==> flow/design.v <==
module chipmunk
	#(parameter addrSize = 12)
	(input clk,
	 input reset,
	 input [addrSize-1:0] startPC,
	 input [7:0] dataBus,
	 output [7:0] dataBusWrite,
	 output reg [addrSize-1:0] addrBus,
	 output weMem,
	 output done);
	reg [7:0] aReg;               
	reg [7:0] xReg;               
	reg [7:0] yReg;               
	reg [5:0] spReg;              
	reg [addrSize-1:0] pcReg;     
	reg [addrSize-1:0] pcRegAlt;  
	reg [addrSize-1:0] eaReg;     
	reg [7:0] dataReg;            
	wire [7:0] dataRegPlus = dataReg+1;  
	reg cFlagReg, zFlagReg, nFlagReg;
	reg [5:0] opcode;             
	reg [1:0] parameter_size;     
	reg [3:0] state;              
	reg finished;                 
	reg [7:0] dataBusOutput;        
	reg [3:0] nextState;            
	wire [7:0] addSubResult;        
	wire addSubCarryOut;
	wire [7:0] shifterResult;       
	wire shifterCarry;
	wire [7:0] bitOperationResult;  
	wire OpLoadA         = opcode[5:1] == 5'b00000;
	wire OpLoadX         = opcode[5:1] == 5'b00001;
	wire OpLoadY         = opcode[5:1] == 5'b00010;
	wire OpIncDecMem     = opcode[5:2] == 4'b0111 && opcode[0];
	wire OpRolRorMem     = (opcode == 6'b011001 || opcode == 6'b011011);
	wire OpIncDec        = opcode[5:1] == 5'b10101;
	wire OpInxDex        = opcode[5:1] == 5'b10110;
	wire OpInyDey        = opcode[5:1] == 5'b10111;
	wire OpSta           = opcode == 6'b100001;
	wire OpStx           = opcode == 6'b100011;
	wire OpSty           = opcode == 6'b100101;
	wire OpLdaY          = opcode == 6'b101000;
	wire OpStaY          = opcode == 6'b101001;
	wire OpIndexY        = opcode[5:1] == 5'b10100;  
	wire OpSetCarryFlag  = opcode[5:1] == 5'b00011;
	wire OpUseAdder      = opcode[5:3] == 3'b001;
	wire OpUseBitOp      = opcode[5:2] == 4'b0100;
	wire OpUseShifter    = opcode[5:2] == 4'b0110;
	wire OpAdderUseCarry = opcode[5:2] == 4'b0011;
	wire OpCpx           = opcode[5:1] == 5'b01011;
	wire OpCpy           = opcode == 6'b011100;
	wire OpDoCompare     = opcode[5:2] == 4'b0101 || OpCpy;
	wire OpSubtractInstead = OpDoCompare ||                           
	                         (opcode[5:3] == 3'b001 && opcode[1]) ||  
	                         (opcode[5:3] == 3'b101 && opcode[0]);    
	wire aluUseX         = OpCpx || OpInxDex;
	wire aluUseY         = OpCpy || OpInyDey;
	reg OpReadMemory;  
	wire OpReadMemory2   = dataBus[2] && !dataBus[7] && dataBus[7:2] != 6'b000111;  
	wire OpBranch        = opcode[5:3] == 3'b111;  
	wire flagsMatch      = (!opcode[2] && (!opcode[1] || (opcode[0] == nFlagReg)))     
                        || (opcode[2]  && ((!opcode[1] && (opcode[0] == zFlagReg))     
                                         || (opcode[1] && (opcode[0] == cFlagReg))));  
	wire BranchTaken     = OpBranch && flagsMatch;
	always @(posedge clk) begin
		if (!reset)
			finished <= 0;
		else if(state == 4'b0000 && dataBus == 8'h83)  
			finished <= 1;
	end
	always @(posedge clk) begin
		if (!reset)
			state <= 4'b0000;
		else 
			state <= nextState; 
	end
	always @(posedge clk) begin
		if (state == 4'b0000) begin
			opcode <= dataBus[7:2];
			parameter_size <= dataBus[1:0];
			eaReg <= 0;    
			OpReadMemory <= OpReadMemory2;
			dataReg <= (dataBus[7:3] == 5'b10101 || dataBus[7:3] == 5'b10110 || dataBus[7:3] == 5'b10111);
		end else if(state == 4'b0001) begin  
			dataReg <= dataBus;
			eaReg[7:0] <= dataBus;
		end else if(state == 4'b0010 || state == 4'b1111)  
			eaReg[addrSize-1:8] <= dataBus;
		else if(state == 4'b0101)  
			dataReg <= dataBus + (OpIncDecMem ? (opcode[1] ? 8'hff : 8'h01): 0);
		else if (state == 4'b0011 || state == 4'b0100)  
			eaReg <= eaReg + ((state == 4'b0100) ? yReg : xReg);
		else if (state == 4'b0111)  
			eaReg <= {{8{dataReg[7]}}, dataReg[7:0]} + pcReg;
		else if (state == 4'b1110)  
			eaReg[7:0] <= dataBus;
	end
	always @(posedge clk) begin
		if (!reset)
			spReg <= 6'b111111;
		else if (state == 4'b1100 ||
		        (state == 4'b0000 &&
					((dataBus[7:5] == 3'b110 && dataBus[2])  
					|| (dataBus[7:2] == 6'b100111))  
				))
			spReg <= spReg + 1'b1;  
		else if (state == 4'b1000 || state == 4'b1010 || state == 4'b1011)
			spReg <= spReg - 1'b1;  
	end
	wire [7:0] aluLeft = aluUseX ? xReg : (aluUseY ? yReg : aReg);
	assign { addSubCarryOut, addSubResult } = 
		OpAdderUseCarry ? (OpSubtractInstead ?  
			aluLeft + {1'b0, ~dataReg[7:0]} + cFlagReg
			: aluLeft + dataReg + cFlagReg)
		: (OpSubtractInstead ?  
			aluLeft + {1'b0, ~dataReg[7:0]} + 1'b1  
			: aluLeft + dataReg);
	assign bitOperationResult = opcode[1] ? (aReg ^ dataReg) : ~(aReg | dataReg);
	wire [7:0] shifterLeft = opcode[0] ? dataReg : aReg;
	assign shifterResult = opcode[1] ?  
			(shifterLeft >> 1) | ((opcode[0] && cFlagReg) ? 8'b10000000 : 8'b00000000)  
			:(shifterLeft << 1) | ((opcode[0] && cFlagReg) ? 8'b00000001 : 8'b00000000);
	assign shifterCarry = opcode[1] ? shifterLeft[0] : shifterLeft[7];
	always @(posedge clk) begin
		if (state == 4'b0110) begin
			if (OpLoadA || OpLdaY)  
				aReg <= dataReg;
			else if (OpUseAdder || OpIncDec)  
				aReg <= addSubResult;
			else if (OpUseBitOp)  
				aReg <= bitOperationResult;
			else if (OpUseShifter && !opcode[0])  
				aReg <= shifterResult;
			else if (opcode == 6'b100100 || opcode == 6'b100110)  
				aReg <= xReg;
		end else if(state == 4'b1001 && opcode[2:1] == 2'b01)  
			aReg <= dataBus;
	end
	always @(posedge clk) begin
		if (state == 4'b0110) begin
			if (OpLoadX)  
				xReg <= dataReg;
			else if(OpInxDex)  
				xReg <= addSubResult;
			else if (opcode == 6'b100010 || opcode == 6'b100110)  
				xReg <= aReg;
		end else if(state == 4'b1001 && opcode[2:1] == 2'b10)  
			xReg <= dataBus;
	end
	always @(posedge clk) begin
		if (state == 4'b0110) begin
			if (OpLoadY)  
				yReg <= dataReg;
			else if(OpInyDey)  
				yReg <= addSubResult;
		end else if(state == 4'b1001 && opcode[2:1] == 2'b11)  
			yReg <= dataBus;
	end
	always @(posedge clk) begin
		if (state == 4'b0110) begin
			if (OpSetCarryFlag)  
				cFlagReg <= opcode[0];
			else if (OpUseAdder || OpDoCompare || OpIncDec || OpInxDex || OpInyDey) begin  
				nFlagReg <= addSubResult[7];
				zFlagReg <= (addSubResult == 8'b00000000) ? 1 : 0;
				if (OpUseAdder || OpDoCompare)  
					cFlagReg <= addSubCarryOut;
			end else if(OpUseBitOp) begin
				nFlagReg <= bitOperationResult[7];
				zFlagReg <= (bitOperationResult == 8'b00000000) ? 1 : 0;
			end else if(OpUseShifter) begin
				nFlagReg <= shifterResult[7];
				zFlagReg <= (shifterResult == 8'b00000000) ? 1 : 0;
				cFlagReg <= shifterCarry;
			end else if(OpLoadA || OpLoadX || OpLoadY || OpIncDecMem) begin
				nFlagReg <= dataReg[7];
				zFlagReg <= (dataReg == 8'b00000000) ? 1 : 0;
			end
		end else if(state == 4'b1001 && opcode[2:1] == 2'b00)
			{nFlagReg, zFlagReg, cFlagReg} <= dataBus[2:0];
	end
	always @(posedge clk) begin
		if (!reset)
			pcReg <= startPC; 
		else if(state == 4'b0000 || state == 4'b0001 || state == 4'b0010)
			pcReg <= pcReg + 1'b1;
		else if(state == 4'b0110 && BranchTaken) begin
			pcRegAlt <= pcReg;                  
			pcReg <= eaReg;
		end else if(state == 4'b1100) begin
			pcRegAlt[7:0] <= dataBus;           
		end else if(state == 4'b1101) begin
			pcReg <= {pcRegAlt[7:0], dataBus};  
		end
	end
	always @* begin
		case (state)
			4'b0101, 4'b0110:  
				addrBus <= eaReg;
			4'b1000, 4'b1001, 4'b1010, 4'b1011, 4'b1100, 4'b1101: 
				addrBus <= { {(addrSize-9){1'b0}}, 1'b1, 1'b1, 1'b1, spReg };  
			4'b0000, 4'b0001, 4'b0010:  
				addrBus <= pcReg;
			4'b1110:
				addrBus <= {{(addrSize-8){1'b0}}, dataReg};
			4'b1111:
				addrBus <= {{(addrSize-8){1'b0}}, dataRegPlus};
			default:
				addrBus <= {addrSize{1'b0}};
		endcase
	end
	always @* begin
		if (state == 4'b0110 && (OpSta || OpStaY))
			dataBusOutput <= aReg;
		else if (state == 4'b0110 && OpStx)
			dataBusOutput <= xReg;
		else if (state == 4'b0110 && OpSty)
			dataBusOutput <= yReg;
		else if (state == 4'b0110 && OpRolRorMem)  
			dataBusOutput <= shifterResult;
		else if (state == 4'b0110 && OpIncDecMem)  
			dataBusOutput <= dataReg;
		else if (state == 4'b1000)  
			dataBusOutput <= (opcode[2:1] == 2'b00) ? {1'b0, 1'b0, 1'b0, 1'b0, 1'b0, nFlagReg, zFlagReg, cFlagReg} :
			                 (opcode[2:1] == 2'b01) ? aReg :
			                 (opcode[2:1] == 2'b10) ? xReg :
			                 yReg;
		else if (state == 4'b1010)
			dataBusOutput <= pcRegAlt[7:0];
		else if (state == 4'b1011)
			dataBusOutput <= { {(16-addrSize){1'b0}}, pcRegAlt[addrSize-1:8] };
		else
			dataBusOutput <= 8'b00000000;
	end
	wire writeCycle =  ((state == 4'b0110 && (OpSta || OpStx || OpSty || OpStaY || OpIncDecMem || OpRolRorMem)) || state == 4'b1000 || state == 4'b1010 || state == 4'b1011);
	assign weMem = !writeCycle;  
	assign dataBusWrite = dataBusOutput;  
	assign done = finished;
	always @* begin		
		case (state)
			4'b0000:
				nextState = (dataBus[7:2] == 6'b100111) ? 4'b1100 :
					((dataBus[7:5] == 3'b110 && !dataBus[2]) ? 4'b1000 : 
					((dataBus[7:5] == 3'b110 && dataBus[2]) ? 4'b1001 :
					(dataBus[0] || dataBus[1]) ? 4'b0001 :
					(OpReadMemory2 ? 4'b0101 : 4'b0110)));
			4'b0001:
				nextState = parameter_size[1] ? 4'b0010 :   
				           (OpReadMemory ? 4'b0101 :     
				           (OpBranch ? 4'b0111 :          
				           (OpIndexY ? 4'b1110 :                 
				           4'b0110)));                         
			4'b0010:
				nextState = parameter_size[0] ? 4'b0011 :         
				(OpReadMemory ? 4'b0101 :                
				(OpIndexY ? 4'b0100 :                             
				4'b0110));
			4'b0011:
				nextState = OpReadMemory ? 4'b0101 : 4'b0110;
			4'b0101, 4'b0111:               
				nextState = 4'b0110;
			4'b0110:
				nextState = (BranchTaken && opcode[2:0] == 3'b001) ? 4'b1010 : 4'b0000;  
			4'b1011, 4'b1101, 4'b1001, 4'b1000:
				nextState = 4'b0000;
			4'b0100:
				nextState = OpLdaY ? 4'b0101 : 4'b0110;
			4'b1100:
				nextState = 4'b1101;
			4'b1010:
				nextState = 4'b1011;
			4'b1110:  
				nextState = 4'b1111;
			4'b1111:  
				nextState = 4'b0100;
		endcase
	end
endmodule
======== From RTL to reports: chipmunk ========
The steps from the RTL of chipmunk to its reports follow in flow order.
Line numbers count from 1 in the design file above.
Library cell names are shortened.
The mark -- stands for no value.
inputs
  design top .............................. chipmunk
  clock ................................... clk
  standard-cell library ................... sky130hd
  timing corner ........................... tt_025C_1v80

======== Word-level counts ========
Counts by Yosys on the flattened word-level netlist (proc, flatten, opt, wreduce; memories kept). Register bits leave out memories and registers merged into their read ports (data or address). Print and check cells are left out. Cells with the same type and inputs are merged into one.
bit counts
  input bits .............................. 22
  bits in registers ....................... 91
cells by class
  add/subtract/negate cells ............... 12
  bitwise operators ....................... 8
  mux-type cells .......................... 106
  reduce/logical cells .................... 106
  equal/unequal tests ..................... 70
operators with widths
  operator                                number
  2-to-1 mux 8 bit                        47
  case mux 12 bit (select 5 bit)          1
  2-to-1 mux 12 bit                       5
  == test 6 bit with constant B           9
  2-to-1 mux 4 bit                        13
  case mux 4 bit (select 12 bit)          1
  logical OR 1 bit                        40
  == test 5 bit with constant B           7
  == test 4 x 3 -> 1 bit with constant B  8
  == test 4 bit with constant B           8
  zero test 8 bit                         4
  logical AND 1 bit                       28
  2-to-1 mux 1 bit                        27
  2-to-1 mux 9 bit                        3
  inequality test 4 bit with constant B   5
  == test 6 x 5 -> 1 bit with constant B  3
  adder 8 x 8 -> 9 bit                    2
  adder 9 x 1 -> 9 bit                    2
  NOT 8 bit                               2
  AND reduction 3 bit                     5
  adder 12 x 1 -> 12 bit with constant B  1
  adder 12 bit                            1
  adder 12 x 8 -> 12 bit                  1
  nonzero test 2 bit                      6
  == test 4 x 2 -> 1 bit with constant B  3
  2-to-1 mux 6 bit                        2
  AND reduction 2 bit                     5
  == test 5 x 2 -> 1 bit with constant B  2
Other operator kinds: 40; their cells: 61.

======== Logic depth ========
Depth = most cells in a row (Yosys ltp): at word level without a register or memory, in the mapped netlist without a sequential cell, where the memories' decode and read muxes count.
depth
  depth in word-level cells ............... 13
  ABC_AREA ................................ 0
  mapped depth ............................ 23

======== Synthesis result ========
The flow's flattened synthesis, as Yosys stat reports it; memories are mapped. The netlist is that of the ABC_AREA named above (0 if unset); the other value can give another one.
Totals and module areas in this step are rounded.
mapped netlist
  mapped cells ............................ 1280
  flip-flops .............................. 103
  cell area after synthesis ............... 10400 µm²
  buffer cells ............................ 90
  sequential part of the area ............. 2740 µm²
cells by type
  type      number
  edfxtp_1  68
  ha_1      61
  dfxtp_1   35
  mux2i_1   58
  a21oi_1   93
  o21ai_0   91
  nand2_1   119
  xnor2_1   49
  nor2_1    114
  mux2_2    28
  a211oi_1  34
  clkbuf_1  66
  nor3_1    43
  inv_1     57
  nand3_1   34
  a21o_1    19
  nor2b_1   22
  fa_1      6
Other cell types: 72; their cells: 283.

======== Path before layout ========
Path of least setup slack by OpenSTA after synthesis, without wires, with an ideal clock, recovery checks aside; 20% of the period is set as input and as output delay. Where synthesis merged equal registers, the netlist keeps one of their names.
path after synthesis
  path type ............................... reg-to-reg
  start point ............................. register opcode[1]
  end point ............................... register nFlagReg
  setup time .............................. 0.180 ns
  clock period ............................ 5.0 ns
  slack ................................... 0.072 ns
  stages .................................. 20
  data required time ...................... 4.820 ns
  data arrival time ....................... 4.747 ns
  delay of the path ....................... 4.927 ns
  time at the first pin ................... 0.000 ns
  synthesis period reached ................ 4.928 ns
"delay of the path" is the arrival time less input delay plus setup time.
"stages" counts driving pins, that of a launching flip-flop among them; a cell with two outputs on the path counts twice.
"synthesis period reached" is the clock period less the worst setup slack; recovery checks do not enter. This is arithmetic on one report: input and output delays are still those of the set period (20% each).
Between the ends stands the longest chain of elaborated cells between them, by number of cells; it is not shown to be the way that was timed. Of several equally long chains one is given.
Each line given opens the expression or statement behind the cell; cells for indexed reads and writes are added by Yosys, which also makes memories of some case tables.
At most two assigning lines are given for a register; there are more.
The path ends at the data pin of a flip-flop with enable; ways to the enable are not counted.
between the ends, after synthesis
  path through ............................ edfxtp_1 > buf_2 > buf_2 > buf_2 > o31ai_1 > and3_1 > clkbuf_1 > mux2i_1 > o21ai_0 > ha_1 > fa_1 > xor2_2 > o2111ai_1 > or4_4 > o31a_1 > nor3_1 > o21ba_1 > or2_1 > mux2_1 > o311ai_1
  length of the longest elaborated chain .. 11
  elaborated cells on any way between the ends .. 43
  those cells by class .................... add/sub (5); eq/ne (8); mux (14); reduce/logical (16)
ends and longest elaborated chain, after synthesis
  element                 line  text
  from (decl)             21    reg [5:0] opcode;
  from (assign)           80    opcode <= dataBus[7:2];
  == test 6 x 5 -> 1 bit  52    wire OpCpy = opcode == 6'b011100;
  logical OR 1 bit        58    wire aluUseY = OpCpy || OpInyDey;
  2-to-1 mux 8 bit x2     111   wire [7:0] aluLeft = aluUseX ? xReg : (aluUseY ? yReg : aReg);
  adder 8 x 8 -> 9 bit    117   aluLeft + {1'b0, ~dataReg[7:0]} + 1'b1
  adder 9 x 1 -> 9 bit    117
  2-to-1 mux 9 bit        116   : (OpSubtractInstead ?
  2-to-1 mux 9 bit        113   OpAdderUseCarry ? (OpSubtractInstead ?
  2-to-1 mux 1 bit        164   else if (OpUseAdder || OpDoCompare || OpIncDec || OpInxDex || OpInyDey) begin
  2-to-1 mux 1 bit        162   if (OpSetCarryFlag)
  2-to-1 mux 1 bit        161   if (state == 4'b0110) begin
  to (assign)             165   nFlagReg <= addSubResult[7];
  to (assign)             170   nFlagReg <= bitOperationResult[7];
  to (decl)               20    reg cFlagReg, zFlagReg, nFlagReg;

======== Timing after layout ========
From the final timing report of run 1: the path of least setup slack in the routed layout; clock arrival at registers is part of the times.
path post-layout
  path type ............................... reg-to-reg
  start point ............................. register opcode[5]
  end point ............................... register nFlagReg
  data arrival time ....................... 4.78 ns
  clock period ............................ 5.0 ns
  stages .................................. 17
  data required time ...................... 5.18 ns
  setup time .............................. 0.18 ns
  slack ................................... 0.40 ns
  time at the first pin ................... 0.35 ns
Between the ends stands the longest chain of elaborated cells between them, by number of cells; it is not shown to be the way that was timed. Of several equally long chains one is given.
At most two assigning lines are given for a register; there are more.
The path ends at the data pin of a flip-flop with enable; ways to the enable are not counted.
between the ends, post-layout
  path through ............................ edfxtp_1 > nand2b_1 > o31ai_1 > and3_2 > mux2i_1 > o21ai_0 > ha_1 > fa_1 > a211oi_4 > o21bai_1 > a21o_1 > a2111oi_2 > nand4b_1 > mux2i_1 > or2_1 > mux2_1 > o311ai_1
  length of the longest elaborated chain .. 11
  elaborated cells on any way between the ends .. 47
  those cells by class .................... add/sub (5); eq/ne (15); mux (11); reduce/logical (16)
ends and longest elaborated chain, post-layout
  element                 line  text
  from (decl)             21    reg [5:0] opcode;
  from (assign)           80    opcode <= dataBus[7:2];
  == test 6 x 5 -> 1 bit  52    wire OpCpy = opcode == 6'b011100;
  logical OR 1 bit        58    wire aluUseY = OpCpy || OpInyDey;
  2-to-1 mux 8 bit x2     111   wire [7:0] aluLeft = aluUseX ? xReg : (aluUseY ? yReg : aReg);
  adder 8 x 8 -> 9 bit    117   aluLeft + {1'b0, ~dataReg[7:0]} + 1'b1
  adder 9 x 1 -> 9 bit    117
  2-to-1 mux 9 bit        116   : (OpSubtractInstead ?
  2-to-1 mux 9 bit        113   OpAdderUseCarry ? (OpSubtractInstead ?
  2-to-1 mux 1 bit        164   else if (OpUseAdder || OpDoCompare || OpIncDec || OpInxDex || OpInyDey) begin
  2-to-1 mux 1 bit        162   if (OpSetCarryFlag)
  2-to-1 mux 1 bit        161   if (state == 4'b0110) begin
  to (assign)             165   nFlagReg <= addSubResult[7];
  to (assign)             170   nFlagReg <= bitOperationResult[7];
  to (decl)               20    reg cFlagReg, zFlagReg, nFlagReg;

Hand-over note for chipmunk

Below are 2 stored runs of the flow (Yosys, OpenROAD; platform sky130hd) on chipmunk, each with its settings and what was measured, unordered. Constraints: input delay and output delay 20% of the set period each, output load 0.01 pF.
"reached clock period" means the clock period less the worst setup slack. The figure is calculated, with input and output delays left at 20% of the set period.
"power consumption": no workload was simulated; the value follows from the tool's default switching activity.
The measured numbers are rounded.

======== run 1 ========
==> flow/run.sh <==
#!/bin/bash
# the make line also repeats the synthesis and layout settings of config.mk as NAME=value (left out here)
make -C /OpenROAD-flow-scripts/flow DESIGN_CONFIG=/design/flow/config.mk WORK_HOME=/design/flow/orfs CLKGATE_MAP_FILE= finish
==> flow/config.mk <==
export PLATFORM = sky130hd
export DESIGN_NAME = chipmunk
export DESIGN_NICKNAME = chipmunk
export VERILOG_FILES = /design/flow/design.v
export SDC_FILE = /design/flow/constraint.sdc
export NUM_CORES = 4
export LEC_CHECK = 0
export CAP_MARGIN = 20
export CORE_MARGIN = 2
export CORE_UTILIZATION = 40
export SLEW_MARGIN = 20
==> flow/constraint.sdc <==
create_clock -name core_clock -period 5.0 [get_ports {clk}]
set_input_delay 1.0000 -clock core_clock [delete_from_list [all_inputs] [get_ports {clk}]]
set_output_delay 1.0000 -clock core_clock [all_outputs]
set_load 0.01 [all_outputs]

-------- measured, run 1 --------
  power consumption ....................... 3220 µW
  reached clock period .................... 4.599 ns
  worst setup slack after layout .......... 0.401 ns
  utilization after layout ................ 46.0%
  area inside the die boundary ............ 27200 µm²
  chip area after synthesis (Yosys) ....... 10400 µm²

======== run 2 ========
==> flow/run.sh <==
#!/bin/bash
# the make line also repeats the synthesis and layout settings of config.mk as NAME=value (left out here)
make -C /OpenROAD-flow-scripts/flow DESIGN_CONFIG=/design/flow/config.mk WORK_HOME=/design/flow/orfs CLKGATE_MAP_FILE= finish
==> flow/config.mk <==
export PLATFORM = sky130hd
export DESIGN_NAME = chipmunk
export DESIGN_NICKNAME = chipmunk
export VERILOG_FILES = /design/flow/design.v
export SDC_FILE = /design/flow/constraint.sdc
export NUM_CORES = 4
export LEC_CHECK = 0
export CAP_MARGIN = 20
export CELL_PAD_IN_SITES_DETAIL_PLACEMENT = 2
export CORE_MARGIN = 2
export CORE_UTILIZATION = 24
export CTS_CLUSTER_DIAMETER = 44
export CTS_CLUSTER_SIZE = 66
export HOLD_SLACK_MARGIN = 0.1
export MAX_ROUTING_LAYER = met5
export PLACE_DENSITY = 0.41
export SLEW_MARGIN = 30
==> flow/constraint.sdc <==
create_clock -name core_clock -period 5.63 [get_ports {clk}]
set_input_delay 1.1260 -clock core_clock [delete_from_list [all_inputs] [get_ports {clk}]]
set_output_delay 1.1260 -clock core_clock [all_outputs]
set_load 0.01 [all_outputs]

-------- measured, run 2 --------
  power consumption ....................... 2820 µW
  reached clock period .................... 5.233 ns
  worst setup slack after layout .......... 0.397 ns
  utilization after layout ................ 27.5%
  area inside the die boundary ............ 44800 µm²
  chip area after synthesis (Yosys) ....... 10400 µm²

End of note.
